==> flow/design.v <==
module ChipInterface #(parameter FRE = 25000000, parameter DEBOUNCE = FRE / 100) (
    input logic clock,
    input logic confirm,
    input logic clear,
    input logic algorithm_select_mode,
    input reset,
    input logic enter0, enter1,
    output logic [5:0] led
  );
  logic confirm_sync, clear_sync, enter0_sync, enter1_sync, algorithm_select_mode_sync;
  logic enter0_valid_press, enter1_valid_press, clear_valid_press, confirm_valid_press, algorithm_select_mode_valid_press;
  logic [11:0] password_current, password_next;
  logic [11:0] password_ref;
  logic [5:0] OTP;
  logic change_current, change_next;
  logic [31:0] cnt_current, cnt_next;
  logic [1:0] wrong_password_time_current, wrong_password_time_next;
  logic algorithm_selet_current, algorithm_selet_next;
  logic [2:0] algorithm_mode_current, algorithm_mode_next;
  password_generator password_generator_inst(
    .clock(clock),
    .reset(reset),  
    .algorithm_select(algorithm_mode_current),
    .OTP(OTP), 
    .password(password_ref));
  FF2_Synchronizer confirm_sync_ (
    .clock(clock),
    .button(confirm),
    .sync_button(confirm_sync)
  );
  FF2_Synchronizer clear_sync_ (
    .clock(clock),
    .button(clear),
    .sync_button(clear_sync)
  );
  FF2_Synchronizer enter0_sync_ (
    .clock(clock),
    .button(enter0),
    .sync_button(enter0_sync)
  );
  FF2_Synchronizer enter1_sync_ (
    .clock(clock),
    .button(enter1),
    .sync_button(enter1_sync)
  );
  FF2_Synchronizer algorithm_select_mode_sync_ (
    .clock(clock),
    .button(algorithm_select_mode),
    .sync_button(algorithm_select_mode_sync)
  );
  button_handler #(.COUNT_MAX(DEBOUNCE)) confirm_valid(.clock(clock), .reset(reset), .btn(confirm_sync), .valid_press(confirm_valid_press));
  button_handler #(.COUNT_MAX(DEBOUNCE)) clear_valid(.clock(clock), .reset(reset), .btn(clear_sync), .valid_press(clear_valid_press));
  button_handler #(.COUNT_MAX(DEBOUNCE)) enter0_valid(.clock(clock), .reset(reset), .btn(enter0_sync), .valid_press(enter0_valid_press));
  button_handler #(.COUNT_MAX(DEBOUNCE)) enter1_valid(.clock(clock), .reset(reset), .btn(enter1_sync), .valid_press(enter1_valid_press));
  button_handler #(.COUNT_MAX(DEBOUNCE)) algorithm_select_mode_valid(.clock(clock), .reset(reset), .btn(algorithm_select_mode_sync), .valid_press(algorithm_select_mode_valid_press));
  OTP_generator inst_OTP_generator(.clock(clock), .reset(reset), .change(change_current), .OTP(OTP));
  typedef enum logic [2:0] {IDLE = 3'b000, 
                            TIMEOUT = 3'b001, 
                            INPUT = 3'b010, 
                            VERIFY = 3'b011, 
                            PASS = 3'b100, 
                            FAIL = 3'b101, 
                            LOCK = 3'b110,
                            ALGO_SELECT = 3'b111} state_t;
  state_t current_state, next_state;
  always_ff @(posedge clock or posedge reset) begin 
    if(reset) begin
      current_state <= IDLE;
      password_current <= 0;
      change_current <= 0;
      wrong_password_time_current <= 0;
      algorithm_selet_current <= 0;
      algorithm_mode_current <= 0;
      cnt_current <= 0;
    end
    else begin
      current_state <= next_state;
      password_current <= password_next;
      change_current <= change_next;
      wrong_password_time_current <= wrong_password_time_next;
      algorithm_selet_current <= algorithm_selet_next;
      algorithm_mode_current <= algorithm_mode_next;
      cnt_current <= cnt_next;
    end
  end
  always_comb begin
    case(current_state)
      IDLE: begin
        wrong_password_time_next = wrong_password_time_current;
        algorithm_mode_next = algorithm_mode_current;
        if(cnt_current == 60 * FRE -1) begin
          next_state = TIMEOUT;
          password_next = 0;
          change_next = 1;
          algorithm_selet_next = 0;
          cnt_next = 0;
        end
        else if(algorithm_select_mode_valid_press) begin
            algorithm_selet_next = 1;
            next_state = INPUT;
            change_next = 0;
            password_next = 0;
            cnt_next = 0;
        end
        else if(enter0_valid_press)begin
           cnt_next = 0;
           next_state = INPUT;
           password_next = {password_current[10:0],1'b0};
           change_next = 0;
           algorithm_selet_next = 0;
        end 
        else if(enter1_valid_press)begin
           cnt_next = 0;
           next_state = INPUT;
           password_next = {password_current[10:0],1'b1};
           change_next = 0;
           algorithm_selet_next = 0;
        end 
        else begin
          cnt_next = cnt_current + 1;
          next_state = IDLE;
          password_next = 0;
          change_next = 0;
          algorithm_selet_next = 0;
        end
      end
      TIMEOUT: begin
        next_state = IDLE;
        wrong_password_time_next = wrong_password_time_current;
        cnt_next = cnt_current + 1;
        password_next = 0;
        change_next = 0;
        algorithm_selet_next = 0;
        algorithm_mode_next = algorithm_mode_current;
      end
      INPUT:begin
        wrong_password_time_next = wrong_password_time_current;
        cnt_next = 0;
        change_next = 0;
        algorithm_selet_next = algorithm_selet_current;
        algorithm_mode_next = algorithm_mode_current;
        if(confirm_valid_press) begin
           next_state = VERIFY;
           password_next = password_current;
        end
        else if(clear_valid_press) begin
           next_state = INPUT;
           password_next = 0;
        end
        else if(enter0_valid_press) begin
           next_state = INPUT;
           password_next = {password_current[10:0],1'b0};
        end 
        else if(enter1_valid_press)begin
           next_state = INPUT;
           password_next = {password_current[10:0],1'b1};
        end
        else begin
          next_state = INPUT;
          password_next = password_current;
        end
      end
      VERIFY: begin
        cnt_next = 0;
        password_next = 0;
        change_next = 0;
        algorithm_selet_next = algorithm_selet_current;
        algorithm_mode_next = algorithm_mode_current;
        if(password_current == password_ref) begin
            next_state = PASS;
            wrong_password_time_next = wrong_password_time_current;
        end
        else begin
            next_state = FAIL;
            wrong_password_time_next = wrong_password_time_current + 1;
        end
      end
      PASS: begin
        wrong_password_time_next = wrong_password_time_current;
        password_next = 0;
        algorithm_selet_next = algorithm_selet_current;
        algorithm_mode_next = algorithm_mode_current;
        if(cnt_current == 6 * FRE) begin
          if(algorithm_selet_current == 1) begin
              next_state = ALGO_SELECT;
              change_next = 0;
          end
          else begin
              next_state = IDLE;
              change_next = 1;
          end
          cnt_next = 0;
        end 
        else begin
          cnt_next = cnt_current + 1;
          next_state = PASS;
          change_next = 0;
        end
      end
      ALGO_SELECT : begin
        password_next = 0;
        cnt_next = 0;
        algorithm_selet_next = 0;
        wrong_password_time_next = wrong_password_time_current;
        if(confirm_valid_press) begin
           next_state = IDLE;
           algorithm_mode_next = algorithm_mode_current;
           change_next = 1;
        end
        else if(clear_valid_press) begin
           next_state = ALGO_SELECT;
           algorithm_mode_next = 0;
           change_next = 0;
        end
        else if(enter0_valid_press) begin
           next_state = ALGO_SELECT;
           algorithm_mode_next = {algorithm_mode_current[1:0],1'b0};
           change_next = 0;
        end 
        else if(enter1_valid_press)begin
           next_state = ALGO_SELECT;
           algorithm_mode_next = {algorithm_mode_current[1:0],1'b1};
           change_next = 0;
        end
        else begin
           next_state = ALGO_SELECT;
           algorithm_mode_next = algorithm_mode_current;
           change_next = 0;
        end
      end
      FAIL: begin
        algorithm_mode_next = algorithm_mode_current;
        wrong_password_time_next = wrong_password_time_current;
        password_next = 0;
        algorithm_selet_next = 0;
        if(cnt_current == 6 * FRE) begin
          change_next = 1;
          cnt_next = 0;
          next_state = LOCK;
        end 
        else begin
          cnt_next = cnt_current + 1;
          next_state = FAIL;
          change_next = 0;
        end
      end
      LOCK: begin
         algorithm_mode_next = algorithm_mode_current;
         cnt_next = cnt_current + 1;
         wrong_password_time_next = wrong_password_time_current;
         password_next = 0;
         algorithm_selet_next = 0;
         if(wrong_password_time_current == 1) begin
            if(cnt_current == 15 * FRE) begin
              next_state = IDLE;
              change_next = 1;
              cnt_next = 0;
            end
            else begin
              next_state = LOCK;
              change_next = 0;
            end
         end
         else if (wrong_password_time_current == 2) begin
            if(cnt_current == 30 * FRE) begin
              next_state = IDLE;
              change_next = 1;
              cnt_next = 0;
            end
            else begin
               next_state = LOCK;
              change_next = 0;
            end 
         end
         else begin
            if(cnt_current == 60 * FRE) begin
                 next_state = IDLE;
                 change_next = 1;
                 cnt_next = 0;
            end
            else begin
              next_state = LOCK;
              change_next = 0;
            end
         end
      end
    endcase
  end
  always_ff @(posedge clock or posedge reset) begin
    if(reset) led <= 6'b0;
    else if(current_state == PASS) led <= 6'b111111;
    else if(current_state == ALGO_SELECT) begin
        led <= {4'b0, algorithm_mode_current};
    end
    else if(current_state == FAIL) begin
    if ((cnt_current >= FRE*1 && cnt_current < FRE*2) || 
        (cnt_current >= FRE*3 && cnt_current < FRE*4) || 
        (cnt_current >= FRE*5 && cnt_current < FRE*6))
        led <= 6'b0; 
    else
        led <= 6'b111111; 
    end
    else if(current_state == LOCK) led <= 6'b101010;
    else led <= OTP;
  end
endmodule
module password_generator(
    input logic clock,
    input logic reset,  
    input logic [2:0] algorithm_select,
    input logic [5:0] OTP,
    output logic [11:0] password
);
  always_ff @(posedge clock or posedge reset) begin
      if(reset) begin
          password <= 0;
      end
      else begin
        case(algorithm_select)
            3'd0: password <= OTP * 2 + 1;                    
            3'd1: password <= (OTP << 2) ^ 12'hA3; 
            3'd2: password <= (OTP * 3) + (OTP >> 1);         
            3'd3: password <= ~(OTP * 5) & 12'hFFF;           
            3'd4: password <= (OTP * OTP) % 4096;             
            3'd5: password <= ((OTP << 3) - OTP) ^ 12'h3C3;   
            3'd6: password <= {OTP[2:0], OTP[5:3]} + 12'h55A; 
            3'd7: password <= (OTP * 9) & 12'hFFF;            
        endcase
      end
  end
endmodule
module OTP_generator(
    input logic clock,
    input logic change,
    input reset,
    output logic [5:0] OTP 
);
    logic [5:0] lfsr;
    always_ff @(posedge clock or posedge reset) begin
        if (reset)
            lfsr <= 6'b101101;  
        else if (change)
            lfsr <= {lfsr[4:0], lfsr[5] ^ lfsr[3]};
    end
    assign OTP = lfsr;
endmodule
module button_handler (
    input  logic clock,        
    input  logic reset,
    input  logic btn,         
    output logic valid_press  
);
    parameter COUNT_MAX = 250_000;
    logic btn_pre;
    logic [$clog2(COUNT_MAX):0] count;
    logic armed;
    always_ff @(posedge clock or posedge reset) begin
        if (reset)
            btn_pre <= 0;
        else
            btn_pre <= btn;
    end
    always_ff @(posedge clock or posedge reset) begin
        if (reset) begin
            count <= 0;
            valid_press <= 0;
            armed <= 1;
        end else begin
            valid_press <= 0;  
            if (btn && btn_pre) begin  
                if (armed) begin
                    if (count < COUNT_MAX - 1) begin
                        count <= count + 1;
                    end else begin
                        valid_press <= 1;  
                        armed <= 0;        
                        count <= 0;
                    end
                end
            end else begin
                count <= 0;
                if (!btn) 
                    armed <= 1; 
            end
        end
    end
endmodule
module FF2_Synchronizer(
  input logic clock,
  input logic button,
  output logic sync_button
);
  logic [1:0] button_dff;
  always_ff @(posedge clock) begin
    button_dff[0] <= button;
    button_dff[1] <= button_dff[0];
  end
  assign sync_button = button_dff[1];
endmodule
`default_nettype none
module my_chip (
    input logic [11:0] io_in,  
    output logic [11:0] io_out,  
    input logic clock,
    input logic reset  
);
    ChipInterface #(.FRE(25000)) chipInterface_inst(
        .clock(clock),
        .confirm(io_in[0]),
        .clear(io_in[1]),
        .algorithm_select_mode(io_in[2]),
        .reset(reset),
        .enter0(io_in[3]), 
        .enter1(io_in[4]),
        .led(io_out[5:0])
    );
    assign io_out[11:6] = 6'b0;
endmodule
Hand-over note for my_chip

Tool chain data of my_chip
Module my_chip before and after one edit of its RTL, step after step.
"before" refers to lines of the RTL above, "after" to lines of the edited file.
"delta" is "after" less "before", of the values as shown; "rel_change_pct" is that difference over "before", in percent.
Operators: Yosys type, input widths -> output width; for muxes data width and select width s.
Cell names lack the library's common part.
{"block": "design", "design": "my_chip", "clock_port": "clock", "cell_library": "sky130hd", "lib_corner": "tt_025C_1v80"}

Diff
The edit as a unified diff against the file above.
A script made this edit. It was not meant as an optimisation and need not keep what the design does.
begin of diff
@@ -320,5 +320,5 @@
             3'd0: password <= OTP * 2 + 1;                    
             3'd1: password <= (OTP << 2) ^ 12'hA3; 
-            3'd2: password <= (OTP * 3) + (OTP >> 1);         
+            3'd2: password <= (OTP * 3) * (OTP >> 1);         
             3'd3: password <= ~(OTP * 5) & 12'hFFF;           
             3'd4: password <= (OTP * OTP) % 4096;             
end of diff

Word level
Source: Yosys, flattened and elaborated, memories not mapped. Widths are those after wreduce. Registers that Yosys merges into a memory's read port (data or address) are not register bits. Print and check cells do not count.
{"block": "op_classes", "item": "mul", "before": 4, "after": 5, "delta": 1, "rel_change_pct": 25.00}
{"block": "op_classes", "item": "reduce_and_logical", "before": 23, "after": 23, "delta": 0, "rel_change_pct": 0.00}
{"block": "op_classes", "item": "mux", "before": 113, "after": 113, "delta": 0, "rel_change_pct": 0.00}
{"block": "op_classes", "item": "bitwise", "before": 6, "after": 6, "delta": 0, "rel_change_pct": 0.00}
{"block": "op_classes", "item": "compare", "before": 11, "after": 11, "delta": 0, "rel_change_pct": 0.00}
{"block": "op_classes", "item": "add_sub_neg", "before": 11, "after": 10, "delta": -1, "rel_change_pct": -9.09}
{"block": "op_classes", "item": "eq_ne", "before": 37, "after": 37, "delta": 0, "rel_change_pct": 0.00}
{"block": "op_table", "cell": "$add 8x5->9", "before": 1, "after": 0, "delta": -1, "rel_change_pct": -100.00}
{"block": "op_table", "cell": "$mul 8x5->12", "before": 0, "after": 1, "delta": 1}
Unchanged operator kinds not shown: 56.
{"block": "bits", "item": "output_inout_bits", "before": 12, "after": 12, "delta": 0, "rel_change_pct": 0.00}
{"block": "bits", "item": "register_bits", "before": 148, "after": 148, "delta": 0, "rel_change_pct": 0.00}
{"block": "bits", "item": "elab_cells", "before": 240, "after": 240, "delta": 0, "rel_change_pct": 0.00}

Logic depth
Longest topological path by Yosys (ltp), each cell counted once; first at word level (registers and memories cut), then after technology mapping (sequential cells cut; the memories' decode and read muxes count).
{"block": "depth", "item": "depth_word", "before": 8, "after": 8, "delta": 0, "rel_change_pct": 0.00}
{"block": "depth", "item": "ABC_AREA", "before": "0", "after": "0"}
{"block": "depth", "item": "mapped_depth", "before": 15, "after": 18, "delta": 3, "rel_change_pct": 20.00}
{"block": "depth", "item": "ltp_nobuf", "before": 14, "after": 18, "delta": 4, "rel_change_pct": 28.57}

Synthesis result
Source: synth_stat.txt of the flow (Yosys; design flattened, memories mapped). It holds for the ABC_AREA given above (unset counts as 0); a run with the other value may have another netlist.
{"block": "mapped", "item": "flip_flops", "before": 153, "after": 153, "delta": 0, "rel_change_pct": 0.00}
{"block": "mapped", "item": "mapped_area_um2", "before": 9530.4, "after": 10553.9, "delta": 1023.5, "rel_change_pct": 10.74}
{"block": "mapped", "item": "n_buf", "before": 45, "after": 58, "delta": 13, "rel_change_pct": 28.89}
{"block": "mapped", "item": "mapped_cells", "before": 1025, "after": 1189, "delta": 164, "rel_change_pct": 16.00}
{"block": "types", "cell_type": "nand2_1", "before": 87, "after": 125, "delta": 38, "rel_change_pct": 43.68}
{"block": "types", "cell_type": "nor2_1", "before": 92, "after": 111, "delta": 19, "rel_change_pct": 20.65}
{"block": "types", "cell_type": "ha_1", "before": 61, "after": 78, "delta": 17, "rel_change_pct": 27.87}
{"block": "types", "cell_type": "clkbuf_1", "before": 24, "after": 41, "delta": 17, "rel_change_pct": 70.83}
{"block": "types", "cell_type": "inv_1", "before": 53, "after": 69, "delta": 16, "rel_change_pct": 30.19}
{"block": "types", "cell_type": "a21oi_1", "before": 38, "after": 52, "delta": 14, "rel_change_pct": 36.84}
{"block": "types", "cell_type": "and2_1", "before": 12, "after": 26, "delta": 14, "rel_change_pct": 116.67}
{"block": "types", "cell_type": "nor3_1", "before": 16, "after": 29, "delta": 13, "rel_change_pct": 81.25}
{"block": "types", "cell_type": "xnor2_1", "before": 42, "after": 54, "delta": 12, "rel_change_pct": 28.57}
{"block": "types", "cell_type": "fa_1", "before": 16, "after": 28, "delta": 12, "rel_change_pct": 75.00}
{"block": "types", "cell_type": "a22o_1", "before": 17, "after": 7, "delta": -10, "rel_change_pct": -58.82}
{"block": "types", "cell_type": "nor2b_1", "before": 16, "after": 9, "delta": -7, "rel_change_pct": -43.75}
{"block": "types", "cell_type": "o21ai_0", "before": 93, "after": 87, "delta": -6, "rel_change_pct": -6.45}
{"block": "types", "cell_type": "nor4_1", "before": 9, "after": 15, "delta": 6, "rel_change_pct": 66.67}
{"block": "types", "cell_type": "buf_1", "before": 1, "after": 7, "delta": 6, "rel_change_pct": 600.00}
{"block": "types", "cell_type": "buf_2", "before": 5, "after": 0, "delta": -5, "rel_change_pct": -100.00}
{"block": "types", "cell_type": "or4_1", "before": 3, "after": 8, "delta": 5, "rel_change_pct": 166.67}
{"block": "types", "cell_type": "buf_4", "before": 11, "after": 7, "delta": -4, "rel_change_pct": -36.36}
Unchanged cell types not shown: 14.
The list need not be complete.
By module: a second synthesis without flattening, with its own total; a netlist apart from the flattened one above.
{"block": "hier_totals", "item": "hier_cells", "before": 1054, "after": 1157, "delta": 103, "rel_change_pct": 9.77}
{"block": "hier_totals", "item": "area_unflattened_um2", "before": 10032.1, "after": 10895.4, "delta": 863.3, "rel_change_pct": 8.61}
Rows give one instance, submodules left out.
{"block": "by_module_before", "module": "ChipInterface #(FRE=25000)", "cells": 432, "area_um2": 3916.3, "n_inst": 1, "mod_seq_area_um2": 1627.8}
{"block": "by_module_before", "module": "button_handler #(COUNT_MAX=250)", "cells": 55, "area_um2": 580.6, "n_inst": 5, "mod_seq_area_um2": 301.5}
{"block": "by_module_before", "module": "password_generator", "cells": 314, "area_um2": 2701.3, "n_inst": 1, "mod_seq_area_um2": 300.3}
{"block": "by_module_before", "module": "OTP_generator", "cells": 16, "area_um2": 262.8, "n_inst": 1, "mod_seq_area_um2": 155.1}
{"block": "by_module_before", "module": "FF2_Synchronizer", "cells": 2, "area_um2": 40.0, "n_inst": 5, "mod_seq_area_um2": 40.0}
{"block": "by_module_before", "module": "my_chip", "cells": 7, "area_um2": 48.8, "n_inst": 1, "mod_seq_area_um2": 0.0}
{"block": "by_module_after", "module": "ChipInterface #(FRE=25000)", "cells": 432, "area_um2": 3916.3, "n_inst": 1, "mod_seq_area_um2": 1627.8}
{"block": "by_module_after", "module": "password_generator", "cells": 417, "area_um2": 3564.7, "n_inst": 1, "mod_seq_area_um2": 300.3}
{"block": "by_module_after", "module": "button_handler #(COUNT_MAX=250)", "cells": 55, "area_um2": 580.6, "n_inst": 5, "mod_seq_area_um2": 301.5}
{"block": "by_module_after", "module": "OTP_generator", "cells": 16, "area_um2": 262.8, "n_inst": 1, "mod_seq_area_um2": 155.1}
{"block": "by_module_after", "module": "FF2_Synchronizer", "cells": 2, "area_um2": 40.0, "n_inst": 5, "mod_seq_area_um2": 40.0}
{"block": "by_module_after", "module": "my_chip", "cells": 7, "area_um2": 48.8, "n_inst": 1, "mod_seq_area_um2": 0.0}

Path before layout
Path of least setup slack by OpenSTA after synthesis, without wires, with an ideal clock, recovery checks aside; 20% of the period is set as input and as output delay. Where synthesis merged equal registers, the netlist keeps one of their names.
{"block": "synth_timing", "item": "path_type", "before": "register -> register", "after": "register -> register"}
{"block": "synth_timing", "item": "startpoint", "before": "register chipInterface_inst.inst_OTP_generator.lfsr[2]", "after": "register chipInterface_inst.inst_OTP_generator.lfsr[2]"}
{"block": "synth_timing", "item": "endpoint", "before": "register chipInterface_inst.password_generator_inst.password[7]", "after": "register chipInterface_inst.password_generator_inst.password[11]"}
{"block": "synth_timing", "item": "delay_ps", "before": 3973, "after": 4872, "delta": 899, "rel_change_pct": 22.63}
{"block": "synth_timing", "item": "setup_time_ps", "before": 139, "after": 87, "delta": -52}
{"block": "synth_timing", "item": "t_first_pin_ps", "before": 0, "after": 0, "delta": 0}
{"block": "synth_timing", "item": "tclk_ps", "before": 10000, "after": 10000, "delta": 0, "rel_change_pct": 0.00}
{"block": "synth_timing", "item": "t_required_ps", "before": 9861, "after": 9913, "delta": 52, "rel_change_pct": 0.53}
{"block": "synth_timing", "item": "arrival_ps", "before": 3834, "after": 4785, "delta": 951, "rel_change_pct": 24.80}
{"block": "synth_timing", "item": "path_slack_ps", "before": 6028, "after": 5128, "delta": -900}
{"block": "synth_timing", "item": "path_stages", "before": 13, "after": 18, "delta": 5, "rel_change_pct": 38.46}
{"block": "synth_timing", "item": "period_less_setup_slack_ps", "before": 3972, "after": 4872, "delta": 900, "rel_change_pct": 22.66}
"delay_ps" = arrival - input delay + setup time.
"path_stages": output pins that drive a net of the path, with the launching flip-flop's if there is one; two outputs of one cell count as two.
"period_less_setup_slack_ps" = period - worst setup slack (recovery checks aside). The figure is calculated, with input and output delays left at 20% of the set period.
Between the ends stands the longest chain of elaborated cells between them, by number of cells; it is not shown to be the way that was timed. Of several equally long chains one is given.
A line is the first line of the expression or statement that the cell stems from. Yosys adds cells for indexed reads and writes and turns some case tables into memories.
At most two assigning lines are given for a register; there are more.
{"block": "synth_between_before", "cell_sequence": "dfstp_2 -> ha_1 -> inv_1 -> fa_1 -> fa_1 -> inv_1 -> fa_1 -> ha_1 -> a21o_1 -> a21oi_1 -> xnor2_1 -> o21ai_0 -> or4_1", "elab_chain_len": 3}
{"block": "synth_rtl_before", "item": "from (decl)", "line": 338, "source": "logic [5:0] lfsr;"}
{"block": "synth_rtl_before", "item": "from (assign)", "line": 341, "source": "lfsr <= 6'b101101;"}
{"block": "synth_rtl_before", "item": "from (assign)", "line": 343, "source": "lfsr <= {lfsr[4:0], lfsr[5] ^ lfsr[3]};"}
{"block": "synth_rtl_before", "item": "$mul 6x2->8", "line": 322, "source": "3'd2: password <= (OTP * 3) + (OTP >> 1);"}
{"block": "synth_rtl_before", "item": "$add 8x5->9", "line": 322}
{"block": "synth_rtl_before", "item": "$pmux 12 s8", "line": 319, "source": "case(algorithm_select)"}
{"block": "synth_rtl_before", "item": "to (assign)", "line": 320, "source": "3'd0: password <= OTP * 2 + 1;"}
{"block": "synth_rtl_before", "item": "to (assign)", "line": 321, "source": "3'd1: password <= (OTP << 2) ^ 12'hA3;"}
{"block": "synth_rtl_before", "item": "to (decl)", "line": 312, "source": "output logic [11:0] password"}
{"block": "synth_between_after", "cell_sequence": "dfstp_2 -> inv_1 -> ha_1 -> a21o_1 -> a21oi_1 -> xnor2_1 -> nand2_1 -> fa_1 -> fa_1 -> fa_1 -> inv_1 -> ha_1 -> and3_1 -> a221o_1 -> o21a_1 -> a211o_1 -> a21o_1 -> o211ai_1", "elab_chain_len": 3}
{"block": "synth_rtl_after", "item": "from (decl)", "line": 338, "source": "logic [5:0] lfsr;"}
{"block": "synth_rtl_after", "item": "from (assign)", "line": 341, "source": "lfsr <= 6'b101101;"}
{"block": "synth_rtl_after", "item": "from (assign)", "line": 343, "source": "lfsr <= {lfsr[4:0], lfsr[5] ^ lfsr[3]};"}
{"block": "synth_rtl_after", "item": "$mul 6x2->8", "line": 322, "source": "3'd2: password <= (OTP * 3) * (OTP >> 1);"}
{"block": "synth_rtl_after", "item": "$mul 8x5->12", "line": 322}
{"block": "synth_rtl_after", "item": "$pmux 12 s8", "line": 319, "source": "case(algorithm_select)"}
{"block": "synth_rtl_after", "item": "to (assign)", "line": 320, "source": "3'd0: password <= OTP * 2 + 1;"}
{"block": "synth_rtl_after", "item": "to (assign)", "line": 321, "source": "3'd1: password <= (OTP << 2) ^ 12'hA3;"}
{"block": "synth_rtl_after", "item": "to (decl)", "line": 312, "source": "output logic [11:0] password"}

Path in the finished layout
From the final timing report of each run of pair 1: the path of least setup slack in the routed layout; clock arrival at registers is part of the times.
The report prints the path's times to 10 ps; the period is as set.
{"block": "layout_timing", "item": "path_type", "before": "register -> register", "after": "register -> register"}
{"block": "layout_timing", "item": "startpoint", "before": "register chipInterface_inst.inst_OTP_generator.lfsr[3]", "after": "register chipInterface_inst.inst_OTP_generator.lfsr[1]"}
{"block": "layout_timing", "item": "endpoint", "before": "register chipInterface_inst.password_generator_inst.password[7]", "after": "register chipInterface_inst.password_generator_inst.password[11]"}
{"block": "layout_timing", "item": "t_required_ps", "before": 4720, "after": 4760, "delta": 40, "rel_change_pct": 0.85}
{"block": "layout_timing", "item": "path_stages", "before": 13, "after": 18, "delta": 5, "rel_change_pct": 38.46}
{"block": "layout_timing", "item": "setup_time_ps", "before": 130, "after": 80, "delta": -50}
{"block": "layout_timing", "item": "path_slack_ps", "before": 460, "after": -170, "delta": -630}
{"block": "layout_timing", "item": "arrival_ps", "before": 4250, "after": 4930, "delta": 680, "rel_change_pct": 16.00}
{"block": "layout_timing", "item": "t_first_pin_ps", "before": 420, "after": 420, "delta": 0, "rel_change_pct": 0.00}
{"block": "layout_timing", "item": "tclk_ps", "before": 4420, "after": 4420, "delta": 0, "rel_change_pct": 0.00}
Between the ends stands the longest chain of elaborated cells between them, by number of cells; it is not shown to be the way that was timed. Of several equally long chains one is given.
At most two assigning lines are given for a register; there are more.
{"block": "layout_between_before", "cell_sequence": "dfstp_2 -> ha_1 -> inv_1 -> fa_1 -> fa_1 -> inv_1 -> fa_1 -> ha_1 -> a21o_1 -> a21oi_1 -> xnor2_1 -> o21ai_0 -> or4_1", "elab_chain_len": 3}
{"block": "layout_rtl_before", "item": "from (decl)", "line": 338, "source": "logic [5:0] lfsr;"}
{"block": "layout_rtl_before", "item": "from (assign)", "line": 341, "source": "lfsr <= 6'b101101;"}
{"block": "layout_rtl_before", "item": "from (assign)", "line": 343, "source": "lfsr <= {lfsr[4:0], lfsr[5] ^ lfsr[3]};"}
{"block": "layout_rtl_before", "item": "$mul 6x2->8", "line": 322, "source": "3'd2: password <= (OTP * 3) + (OTP >> 1);"}
{"block": "layout_rtl_before", "item": "$add 8x5->9", "line": 322}
{"block": "layout_rtl_before", "item": "$pmux 12 s8", "line": 319, "source": "case(algorithm_select)"}
{"block": "layout_rtl_before", "item": "to (assign)", "line": 320, "source": "3'd0: password <= OTP * 2 + 1;"}
{"block": "layout_rtl_before", "item": "to (assign)", "line": 321, "source": "3'd1: password <= (OTP << 2) ^ 12'hA3;"}
{"block": "layout_rtl_before", "item": "to (decl)", "line": 312, "source": "output logic [11:0] password"}
{"block": "layout_between_after", "cell_sequence": "dfrtp_2 -> ha_4 -> fa_2 -> a21o_1 -> a21o_1 -> xor2_2 -> nand2_1 -> fa_1 -> fa_1 -> fa_1 -> inv_2 -> ha_4 -> or3_4 -> o211ai_1 -> nand2b_1 -> a211o_1 -> a21o_1 -> o211ai_1", "elab_chain_len": 3}
{"block": "layout_rtl_after", "item": "from (decl)", "line": 338, "source": "logic [5:0] lfsr;"}
{"block": "layout_rtl_after", "item": "from (assign)", "line": 341, "source": "lfsr <= 6'b101101;"}
{"block": "layout_rtl_after", "item": "from (assign)", "line": 343, "source": "lfsr <= {lfsr[4:0], lfsr[5] ^ lfsr[3]};"}
{"block": "layout_rtl_after", "item": "$mul 6x2->8", "line": 322, "source": "3'd2: password <= (OTP * 3) * (OTP >> 1);"}
{"block": "layout_rtl_after", "item": "$mul 8x5->12", "line": 322}
{"block": "layout_rtl_after", "item": "$pmux 12 s8", "line": 319, "source": "case(algorithm_select)"}
{"block": "layout_rtl_after", "item": "to (assign)", "line": 320, "source": "3'd0: password <= OTP * 2 + 1;"}
{"block": "layout_rtl_after", "item": "to (assign)", "line": 321, "source": "3'd1: password <= (OTP << 2) ^ 12'hA3;"}
{"block": "layout_rtl_after", "item": "to (decl)", "line": 312, "source": "output logic [11:0] password"}

Flow runs
Runs of the flow (Yosys, OpenROAD) on both versions; the two runs of a pair have the same settings. The constraints put input and output delay at 20% of the set period each and load the outputs with 0.01 pF.
{"block": "settings_pair_1", "CORE_UTILIZATION": 40, "period_ns": 4.42, "CAP_MARGIN": 20, "CORE_MARGIN": 2, "SLEW_MARGIN": 20}
{"block": "results_pair_1", "item": "fin_tns_ps", "before": 0, "after": -616, "delta": -616}
{"block": "results_pair_1", "item": "finalCellArea_um2", "before": 10495.1, "after": 12280.5, "delta": 1785.4, "rel_change_pct": 17.01}
{"block": "results_pair_1", "item": "ws_setup_ps", "before": 464, "after": -174, "delta": -638}
{"block": "results_pair_1", "item": "synthesis_area_um2", "before": 9530.4, "after": 10553.9, "delta": 1023.5, "rel_change_pct": 10.74}
{"block": "results_pair_1", "item": "total_die_area_um2", "before": 25076.3, "after": 27700.6, "delta": 2624.3, "rel_change_pct": 10.47}
{"block": "settings_pair_2", "ABC_AREA": 0, "CORE_UTILIZATION": 37, "GPL_TIMING_DRIVEN": 0, "MAX_ROUTING_LAYER": "met4", "MIN_ROUTING_LAYER": "met1", "SETUP_SLACK_MARGIN": -0.43, "SLEW_MARGIN": 20, "period_ns": 4.61, "CAP_MARGIN": 20, "CORE_MARGIN": 2}
{"block": "results_pair_2", "item": "fin_tns_ps", "before": -341, "after": -1399, "delta": -1058}
{"block": "results_pair_2", "item": "finalCellArea_um2", "before": 10695.3, "after": 12137.9, "delta": 1442.6, "rel_change_pct": 13.49}
{"block": "results_pair_2", "item": "ws_setup_ps", "before": -107, "after": -307, "delta": -200}
{"block": "results_pair_2", "item": "synthesis_area_um2", "before": 9530.4, "after": 10553.9, "delta": 1023.5, "rel_change_pct": 10.74}
{"block": "results_pair_2", "item": "total_die_area_um2", "before": 27057.0, "after": 29891.0, "delta": 2834.0, "rel_change_pct": 10.47}

End of note.
